==> flow/design.v <==
`timescale 1ns / 1ps
module cordic_sin_cos#(
 parameter OUT_WIDTH = 16,
 parameter OUT_REGISTER_EN = 1,
 parameter K = 16'h4DBA
)(
 input                       clk,
 input                       rst_n,
 input  [19:0]               angle,
 output [OUT_WIDTH-1:0]      cos_o,
 output [OUT_WIDTH-1:0]      sin_o
    );
    localparam OUT_WIDTH_EXP = 4;
    localparam K_EXP = {K,{OUT_WIDTH_EXP{1'b0}}};
    localparam ITERATION_NUM = OUT_WIDTH;
    localparam [16*21-1:0] actan_table =  { 21'h20000,21'h12E40,21'h09FB4,21'h05111,
                                            21'h028B1,21'h0145D,21'h00A2F,21'h00518,
                                            21'h0028C,21'h00146,21'h000A3,21'h00051,
                                            21'h00029,21'h00014,21'h0000A,21'h00005};
    reg  signed [OUT_WIDTH+OUT_WIDTH_EXP:0]   real_x[0:ITERATION_NUM];
    reg  signed [OUT_WIDTH+OUT_WIDTH_EXP:0]   imag_y[0:ITERATION_NUM];
    reg  signed [20:0]                        angl_z[0:ITERATION_NUM];
    wire        [1:0]                         quadrant;
    reg  signed [OUT_WIDTH+OUT_WIDTH_EXP:0]   init_x;
    reg  signed [OUT_WIDTH+OUT_WIDTH_EXP:0]   init_y;
    reg  signed [20:0]                        init_z;
    assign quadrant = angle[19:18];
    always @(quadrant,angle) begin
        case (quadrant)
            2'b00:begin
                init_x = K_EXP;
                init_y = 0;
                init_z = {1'b0,angle};
            end
            2'b01:begin
                init_x = -K_EXP;
                init_y = 0;
                init_z = {3'b111,angle[17:0]};
            end
            2'b10: begin
                init_x = -K_EXP;
                init_y = 0;
                init_z = {3'b000,angle[17:0]};
            end
            2'b11:begin
                init_x = K_EXP;
                init_y = 0;
                init_z = {1'b1,angle};
            end
            default:begin
                init_x = 0;
                init_y = 0;
                init_z = 0;
            end
        endcase
    end
    always@(posedge clk or negedge rst_n)  
    begin
        if(rst_n == 1'b0)begin
            real_x[0] <= 'h0;
            imag_y[0] <= 'h0;
            angl_z[0] <= 'h0;
        end else begin
            real_x[0] <= init_x;
            imag_y[0] <= init_y;
            angl_z[0] <= init_z;
        end
    end
    genvar i;
    generate
        for (i = 1 ; i <= ITERATION_NUM; i= i + 1)
        begin: iter
                always@(posedge clk or negedge rst_n)  
                    begin
                        if(rst_n == 1'b0)begin
                            real_x[i] <= 'h0;
                            imag_y[i] <= 'h0;
                            angl_z[i] <= 'h0;
                        end else if(angl_z[i-1][20]==1'b1)begin  
                            real_x[i] <= real_x[i-1] + ( imag_y[i-1]>>>(i-1) );
                            imag_y[i] <= imag_y[i-1] - ( real_x[i-1]>>>(i-1) );
                            angl_z[i] <= angl_z[i-1] + $signed(actan_table[(21*(16-i+1)-1)-:21]);
                        end else begin
                            real_x[i] <= real_x[i-1] - ( imag_y[i-1]>>>(i-1) );
                            imag_y[i] <= imag_y[i-1] + ( real_x[i-1]>>>(i-1) );
                            angl_z[i] <= angl_z[i-1] - $signed(actan_table[(21*(16-i+1)-1)-:21]);
                        end
                    end
        end
    endgenerate
    wire [OUT_WIDTH:0]   real_x_cut;
    wire [OUT_WIDTH:0]   imag_y_cut;
    reg  [OUT_WIDTH-1:0] cos_over_pro;
    reg  [OUT_WIDTH-1:0] sin_over_pro;
    assign real_x_cut = real_x[ITERATION_NUM][OUT_WIDTH+OUT_WIDTH_EXP:OUT_WIDTH_EXP];
    assign imag_y_cut = imag_y[ITERATION_NUM][OUT_WIDTH+OUT_WIDTH_EXP:OUT_WIDTH_EXP];
    always@(*)begin
            case(real_x_cut[OUT_WIDTH:OUT_WIDTH-1])
                2'b00:cos_over_pro = real_x_cut[OUT_WIDTH-1:0];
                2'b01:cos_over_pro = {1'b0,{(OUT_WIDTH-1){1'b1}}};
                2'b10:cos_over_pro = {1'b1,{(OUT_WIDTH-2){1'b0}},1'b1};
                2'b11:cos_over_pro = real_x_cut[OUT_WIDTH-1:0];
                default:cos_over_pro = real_x_cut[OUT_WIDTH-1:0];
            endcase
    end
    always@(*)begin
            case(imag_y_cut[OUT_WIDTH:OUT_WIDTH-1])
                2'b00:sin_over_pro = imag_y_cut[OUT_WIDTH-1:0];
                2'b01:sin_over_pro = {1'b0,{(OUT_WIDTH-1){1'b1}}};
                2'b10:sin_over_pro = {1'b1,{(OUT_WIDTH-2){1'b0}},1'b1};
                2'b11:sin_over_pro = imag_y_cut[OUT_WIDTH-1:0];
                default:sin_over_pro = imag_y_cut[OUT_WIDTH-1:0];
            endcase
    end
    generate if (OUT_REGISTER_EN == 1'b1) begin:reg_out
        reg [OUT_WIDTH-1:0] cos_r;
        reg [OUT_WIDTH-1:0] sin_r;
        always@(posedge clk or negedge rst_n) begin
            if(rst_n == 1'b0)begin
                cos_r <= 'h0;
                sin_r <= 'h0;
            end else begin
                cos_r <= cos_over_pro;
                sin_r <= sin_over_pro;
            end
        end
        assign cos_o = cos_r;
        assign sin_o = sin_r;
    end else begin:no_reg_out
        assign cos_o = cos_over_pro;
        assign sin_o = sin_over_pro;
    end
    endgenerate
endmodule
`timescale 1ns / 1ps
module cordic_dds #(
 parameter OUT_WIDTH = 16,
 parameter OUT_REGISTER_EN = 1,
 parameter FREQ_WORD_INIITIAL = 32'h6D3A06,  
 parameter PHASE_WORD_INIITIAL = 0,
 parameter K = 16'h4DBA
)(
 input                      clk,
 input                      rst_n,
 input                      cfg_vld,
 input      [31:0]          cfg_freq_word,
 input      [31:0]          cfg_phase_word,
 output reg                 sig_vld_o,
 output     [OUT_WIDTH-1:0] sin_o,
 output     [OUT_WIDTH-1:0] cos_o
    );
 localparam PRO_DELAY = OUT_WIDTH + OUT_REGISTER_EN;
 reg [31:0] phase_accum;  
 reg [31:0] add_freq_wd;
 reg [4:0]  pro_cnt;
 always@(posedge clk or negedge rst_n)  
 begin
     if(rst_n == 1'b0)begin
         phase_accum <= PHASE_WORD_INIITIAL;
         add_freq_wd <= FREQ_WORD_INIITIAL;
     end else if(cfg_vld == 1'b1)begin 
         phase_accum <= cfg_phase_word;
         add_freq_wd <= cfg_freq_word;
     end else begin
         phase_accum <=  phase_accum + add_freq_wd;
     end
 end
 always@(posedge clk or negedge rst_n)  
 begin
     if(rst_n == 1'b0)begin
         pro_cnt <= 'h0;
         sig_vld_o <= 1'b0;
     end else if(pro_cnt == PRO_DELAY) begin
         pro_cnt <=  pro_cnt;
         sig_vld_o <= 1'b1;
     end else begin
         pro_cnt <=  pro_cnt + 1'b1;
         sig_vld_o <= 1'b0;
     end
 end
 cordic_sin_cos #(
 .OUT_WIDTH (OUT_WIDTH),
 .OUT_REGISTER_EN(OUT_REGISTER_EN),
 .K(K)
 )cordic_sin_cos_inst(
 .clk    (clk),
 .rst_n  (rst_n),
 .angle  (phase_accum[31:12]),
 .cos_o  (cos_o),
 .sin_o  (sin_o)
  );
endmodule
-- Reports on cordic_dds
Each step is given for the RTL above and for the edited RTL.
Lines under "unedited" count in the file above, lines under "edited" in the edited file.
"difference" is "edited" less "unedited", of the values as shown; "relative change" is that difference over "unedited", in percent.
Operators carry their Yosys type and port widths (W data, S select, Z words).
Library cell names are shortened.
Not given: n/a
- design top: cordic_dds
- clock: clk
- cell library: sky130hd
- corner: tt_025C_1v80

-- Edit of the RTL
Unified diff, file above to edited file.
The edit is scripted, without regard to the design's behaviour, which it may alter; it was not made to optimise anything.
begin of diff
@@ -147,5 +147,5 @@
  input      [31:0]          cfg_phase_word,
  output reg                 sig_vld_o,
- output     [OUT_WIDTH-1:0] sin_o,
+ output     [OUT_WIDTH-2:0] sin_o,
  output     [OUT_WIDTH-1:0] cos_o
     );
end of diff

-- Word level
Counts by Yosys on the flattened word-level netlist (proc, flatten, opt, wreduce). Print and check cells are left out. Cells with the same type and inputs are merged into one.
- storage and ports (element ; unedited ; edited ; difference ; relative change (%)):
    bits in registers ; 1152 ; 1151 ; -1 ; -0.09
    output and inout bits ; 33 ; 32 ; -1 ; -3.03
    cells after elaboration ; 223 ; 223 ; 0 ; 0.00
- cells by class (element ; unedited ; edited ; difference ; relative change (%)):
    add/subtract/negate cells ; 95 ; 95 ; 0 ; 0.00
    eq/ne operators ; 10 ; 10 ; 0 ; 0.00
    mux-type cells ; 54 ; 54 ; 0 ; 0.00
    reduce/logical cells ; 8 ; 8 ; 0 ; 0.00
- operators with widths (cell ; unedited ; edited ; difference ; relative change (%)):
    $pmux W16 S3 ; 2 ; 1 ; -1 ; -50.00
    $pmux W15 S3 ; 0 ; 1 ; +1 ; n/a
Unchanged operator kinds not shown: 75.

-- Logic depth
Longest topological path by Yosys (ltp), each cell counted once; first at word level (registers and memories cut), then after technology mapping (sequential cells cut; the memories' decode and read muxes count).
- logic depth (element ; unedited ; edited ; difference ; relative change (%)):
    word-level depth ; 3 ; 3 ; 0 ; 0.00
    ABC_AREA ; 0 ; 0 ; n/a ; n/a
    depth in mapped cells ; 17 ; 18 ; +1 ; +5.88
    gate-level depth less buffers ; 17 ; 18 ; +1 ; +5.88

-- Synthesis result
The flow's flattened synthesis, as Yosys stat reports it; memories are mapped. The netlist is that of the ABC_AREA named above (0 if unset); the other value can give another one.
- synthesis totals (element ; unedited ; edited ; difference ; relative change (%)):
    standard cells after synthesis ; 8052 ; 7647 ; -405 ; -5.03
    mapped area (sq um) ; 75205.9 ; 72928.7 ; -2277.2 ; -3.03
    mapped flip-flops ; 1041 ; 1040 ; -1 ; -0.10
- cells by type (cell ; unedited ; edited ; difference ; relative change (%)):
    nand2_1 ; 443 ; 376 ; -67 ; -15.12
    a21oi_1 ; 797 ; 758 ; -39 ; -4.89
    o21ai_0 ; 396 ; 361 ; -35 ; -8.84
    inv_1 ; 457 ; 424 ; -33 ; -7.22
    nor2_1 ; 669 ; 639 ; -30 ; -4.48
    a21o_1 ; 302 ; 274 ; -28 ; -9.27
    o21a_1 ; 81 ; 108 ; +27 ; +33.33
    nor2b_1 ; 81 ; 107 ; +26 ; +32.10
    a211oi_1 ; 69 ; 43 ; -26 ; -37.68
    xor2_1 ; 326 ; 348 ; +22 ; +6.75
    mux2i_1 ; 60 ; 38 ; -22 ; -36.67
    clkbuf_1 ; 93 ; 74 ; -19 ; -20.43
    nor4_1 ; 58 ; 40 ; -18 ; -31.03
    a21boi_0 ; 43 ; 26 ; -17 ; -39.53
    o311ai_0 ; 21 ; 4 ; -17 ; -80.95
    o21ai_1 ; 20 ; 5 ; -15 ; -75.00
    and3_1 ; 64 ; 50 ; -14 ; -21.88
    mux2_2 ; 79 ; 66 ; -13 ; -16.46
Unchanged cell types not shown: 9.
The list need not be complete.
The figures by module come from a second, unflattened synthesis with its own total; it is not the netlist above.
- second synthesis, totals (element ; unedited ; edited ; difference ; relative change (%)):
    cells (unflattened synthesis) ; 7977 ; 7977 ; 0 ; 0.00
    area total of the unflattened synthesis (sq um) ; 75552.5 ; 75552.5 ; 0.0 ; 0.00
Each row is one instance without its submodules.
- by module, unedited (module ; times used ; cells ; area (sq um) ; sequential area (sq um)):
    cordic_sin_cos ; 1 ; 7517 ; 71044.4 ; 24298.3
    cordic_dds ; 1 ; 460 ; 4508.1 ; 1765.4
- by module, edited (module ; times used ; cells ; area (sq um) ; sequential area (sq um)):
    cordic_sin_cos ; 1 ; 7517 ; 71044.4 ; 24298.3
    cordic_dds ; 1 ; 460 ; 4508.1 ; 1765.4

-- Path before layout
Source: OpenSTA report_checks on the synthesized netlist (no wires, ideal clock, input and output delay 20% of the period each), path of least setup slack; recovery checks are left aside. Register names are those of the netlist, which keeps one name where synthesis merged equal registers.
- timing after synthesis (element ; unedited ; edited ; difference ; relative change (%)):
    path kind ; flip-flop to flip-flop ; flip-flop to flip-flop ; n/a ; n/a
    from ; reg cordic_sin_cos_inst.angl_z[6][20] ; reg cordic_sin_cos_inst.angl_z[7][20] ; n/a ; n/a
    to ; reg cordic_sin_cos_inst.imag_y[7][17] ; reg cordic_sin_cos_inst.real_x[8][20] ; n/a ; n/a
    clock period (ns) ; 5.0 ; 5.0 ; 0.0 ; 0.00
    library setup time (ns) ; 0.090 ; 0.124 ; +0.034 ; n/a
    time at the first pin (ns) ; 0.000 ; 0.000 ; 0.000 ; n/a
    arrival time (ns) ; 3.442 ; 3.815 ; +0.373 ; +10.84
    data required time (ns) ; 4.910 ; 4.876 ; -0.034 ; -0.69
    setup slack (ns) ; 1.468 ; 1.062 ; -0.406 ; n/a
    path delay (ns) ; 3.532 ; 3.939 ; +0.407 ; +11.52
    driving pins on the path ; 14 ; 15 ; +1 ; +7.14
    path buffers ; 2 ; 2 ; 0 ; 0.00
    synthesis period reached (ns) ; 3.532 ; 3.938 ; +0.406 ; +11.49
"path delay" = arrival - input delay + setup time.
"driving pins on the path" counts driving pins, that of a launching flip-flop among them; a cell with two outputs on the path counts twice.
"synthesis period reached" = period - worst setup slack (recovery checks aside). The figure is calculated, with input and output delays left at 20% of the set period.
The rows between start and end are the longest chain of elaborated cells between them; the timing report does not say that the signal goes this way. Where chains are equally long, one stands for them.
A line is the first line of the expression or statement that the cell stems from. Yosys adds cells for indexed reads and writes and turns some case tables into memories.
At most two assigning lines are given for a register; there are more.
On the way, after synthesis, unedited:
- cell sequence: dfrtp_1 -> clkbuf_1 -> clkbuf_1 -> mux2i_1 -> ha_1 -> nor2b_1 -> o21ai_0 -> a21boi_0 -> o21ai_1 -> a211oi_1 -> o32ai_1 -> o31ai_1 -> a2111o_1 -> o2111ai_1
- length of the longest elaborated chain: 1
- RTL lines, path after synthesis, unedited (element ; RTL line ; text):
    from (decl) ; 22 ; reg  signed [20:0]                        angl_z[0:ITERATION_NUM];
    from (assign) ; 82 ; angl_z[i] <= angl_z[i-1] + $signed(actan_table[(21*(16-i+1)-1)-:21]);
    from (assign) ; 86 ; angl_z[i] <= angl_z[i-1] - $signed(actan_table[(21*(16-i+1)-1)-:21]);
    $mux W21 ; 79 ; end else if(angl_z[i-1][20]==1'b1)begin
    to (assign) ; 81 ; imag_y[i] <= imag_y[i-1] - ( real_x[i-1]>>>(i-1) );
    to (assign) ; 85 ; imag_y[i] <= imag_y[i-1] + ( real_x[i-1]>>>(i-1) );
    to (decl) ; 21 ; reg  signed [OUT_WIDTH+OUT_WIDTH_EXP:0]   imag_y[0:ITERATION_NUM];
On the way, after synthesis, edited:
- cell sequence: dfrtp_1 -> clkbuf_1 -> buf_1 -> mux2_2 -> fa_1 -> a21o_1 -> a21oi_2 -> nor2b_1 -> o21a_1 -> o41a_1 -> a41o_1 -> o211a_1 -> a2111oi_4 -> nor4b_1 -> a211o_1
- length of the longest elaborated chain: 1
- RTL lines, path after synthesis, edited (element ; RTL line ; text):
    from (decl) ; 22 ; reg  signed [20:0]                        angl_z[0:ITERATION_NUM];
    from (assign) ; 82 ; angl_z[i] <= angl_z[i-1] + $signed(actan_table[(21*(16-i+1)-1)-:21]);
    from (assign) ; 86 ; angl_z[i] <= angl_z[i-1] - $signed(actan_table[(21*(16-i+1)-1)-:21]);
    $mux W21 ; 79 ; end else if(angl_z[i-1][20]==1'b1)begin
    to (assign) ; 80 ; real_x[i] <= real_x[i-1] + ( imag_y[i-1]>>>(i-1) );
    to (assign) ; 84 ; real_x[i] <= real_x[i-1] - ( imag_y[i-1]>>>(i-1) );
    to (decl) ; 20 ; reg  signed [OUT_WIDTH+OUT_WIDTH_EXP:0]   real_x[0:ITERATION_NUM];

-- Timing after layout
Path of least setup slack in the final report of each run of pair A (OpenROAD, finished layout, wires in). Where an end is a register, its clock arrival counts in the times.
- timing post-layout (element ; unedited ; edited ; difference ; relative change (%)):
    path kind ; flip-flop to flip-flop ; flip-flop to flip-flop ; n/a ; n/a
    from ; reg cordic_sin_cos_inst.real_x[7][7] ; reg cordic_sin_cos_inst.real_x[12][13] ; n/a ; n/a
    to ; reg cordic_sin_cos_inst.imag_y[8][20] ; reg cordic_sin_cos_inst.imag_y[13][19] ; n/a ; n/a
    clock period (ns) ; 4.35 ; 4.35 ; 0.00 ; 0.00
    library setup time (ns) ; 0.08 ; 0.08 ; 0.00 ; n/a
    time at the first pin (ns) ; 0.78 ; 0.74 ; -0.04 ; -5.13
    arrival time (ns) ; 4.79 ; 4.72 ; -0.07 ; -1.46
    data required time (ns) ; 5.06 ; 5.01 ; -0.05 ; -0.99
    setup slack (ns) ; 0.27 ; 0.30 ; +0.03 ; n/a
    driving pins on the path ; 16 ; 15 ; -1 ; -6.25
    path buffers ; 0 ; 0 ; 0 ; n/a
The rows between start and end are the longest chain of elaborated cells between them; the timing report does not say that the signal goes this way. Where chains are equally long, one stands for them.
At most two assigning lines are given for a register; there are more.
On the way, post-layout, unedited:
- cell sequence: dfrtp_1 -> inv_1 -> ha_1 -> inv_1 -> o41ai_1 -> xor2_1 -> ha_1 -> a21o_1 -> a21o_1 -> a21oi_2 -> o21ai_1 -> o41ai_2 -> a21oi_2 -> a311o_1 -> a21oi_1 -> xnor2_1
- length of the longest elaborated chain: 2
- RTL lines, path post-layout, unedited (element ; RTL line ; text):
    from (decl) ; 20 ; reg  signed [OUT_WIDTH+OUT_WIDTH_EXP:0]   real_x[0:ITERATION_NUM];
    from (assign) ; 80 ; real_x[i] <= real_x[i-1] + ( imag_y[i-1]>>>(i-1) );
    from (assign) ; 84 ; real_x[i] <= real_x[i-1] - ( imag_y[i-1]>>>(i-1) );
    $add A21 B14 Y21 ; 85 ; imag_y[i] <= imag_y[i-1] + ( real_x[i-1]>>>(i-1) );
    $mux W21 ; 79 ; end else if(angl_z[i-1][20]==1'b1)begin
    to (assign) ; 81 ; imag_y[i] <= imag_y[i-1] - ( real_x[i-1]>>>(i-1) );
    to (assign) ; 85 ;
    to (decl) ; 21 ; reg  signed [OUT_WIDTH+OUT_WIDTH_EXP:0]   imag_y[0:ITERATION_NUM];
On the way, post-layout, edited:
- cell sequence: dfrtp_1 -> inv_1 -> ha_1 -> inv_1 -> or4_1 -> ha_1 -> mux2_2 -> ha_1 -> a21o_1 -> a21o_1 -> a21oi_1 -> a31oi_1 -> o41ai_2 -> or4b_2 -> o211ai_1
- length of the longest elaborated chain: 2
- RTL lines, path post-layout, edited (element ; RTL line ; text):
    from (decl) ; 20 ; reg  signed [OUT_WIDTH+OUT_WIDTH_EXP:0]   real_x[0:ITERATION_NUM];
    from (assign) ; 80 ; real_x[i] <= real_x[i-1] + ( imag_y[i-1]>>>(i-1) );
    from (assign) ; 84 ; real_x[i] <= real_x[i-1] - ( imag_y[i-1]>>>(i-1) );
    $add A21 B9 Y21 ; 85 ; imag_y[i] <= imag_y[i-1] + ( real_x[i-1]>>>(i-1) );
    $mux W21 ; 79 ; end else if(angl_z[i-1][20]==1'b1)begin
    to (assign) ; 81 ; imag_y[i] <= imag_y[i-1] - ( real_x[i-1]>>>(i-1) );
    to (assign) ; 85 ;
    to (decl) ; 21 ; reg  signed [OUT_WIDTH+OUT_WIDTH_EXP:0]   imag_y[0:ITERATION_NUM];

-- Measured runs
Both versions went through the flow (Yosys, OpenROAD) with the same settings in each pair. Constraints: input delay and output delay 20% of the set period each, output load 0.01 pF.
Flow settings, pair A:
- CORE_UTILIZATION at 40
- period_ns: 4.35
- CAP_MARGIN: 20
- CORE_MARGIN: 2
- noted SLEW_MARGIN: 20
- results, pair A (element ; unedited ; edited ; difference ; relative change (%)):
    post-synthesis cell area (sq um) ; 75205.9 ; 72928.7 ; -2277.2 ; -3.03
    area inside the die boundary (sq um) ; 191498.0 ; 185752.0 ; -5746.0 ; -3.00
    area of the standard cells in the finished layout (sq um) ; 84255.8 ; 81748.4 ; -2507.4 ; -2.98
    post-route utilization ; 0.45 ; 0.452 ; +0.002 ; n/a
    smallest setup slack (ns) ; 0.269 ; 0.295 ; +0.026 ; n/a
    total negative setup slack (ns) ; 0.000 ; 0.000 ; 0.000 ; n/a
    achieved period (ns) ; 4.081 ; 4.055 ; -0.026 ; -0.64
Flow settings, pair B:
- noted CELL_PAD_IN_SITES_GLOBAL_PLACEMENT: 2
- CORE_MARGIN: 8
- CORE_UTILIZATION at 50
- GPL_TIMING_DRIVEN: 1
- PLACE_DENSITY_LB_ADDON at 0.09
- noted SLEW_MARGIN: 5
- noted TNS_END_PERCENT: 90
- period_ns: 2.56
- CAP_MARGIN: 20
- results, pair B (element ; unedited ; edited ; difference ; relative change (%)):
    post-synthesis cell area (sq um) ; 75205.9 ; 72928.7 ; -2277.2 ; -3.03
    area inside the die boundary (sq um) ; 163079.0 ; 158332.0 ; -4747.0 ; -2.91
    area of the standard cells in the finished layout (sq um) ; 116980.0 ; 112158.0 ; -4822.0 ; -4.12
    post-route utilization ; 0.782 ; 0.772 ; -0.010 ; n/a
    smallest setup slack (ns) ; -0.907 ; -1.016 ; -0.109 ; n/a
    total negative setup slack (ns) ; -161.494 ; -192.069 ; -30.575 ; n/a
    worst hold slack in the final report (ns) ; 0.281 ; 0.305 ; +0.024 ; n/a
    achieved period (ns) ; 3.467 ; 3.576 ; +0.109 ; +3.14
"achieved period": clock period set for the run, less the worst setup slack. It is reckoned from that one timing run; input and output delays stay at 20% of the period that was set.
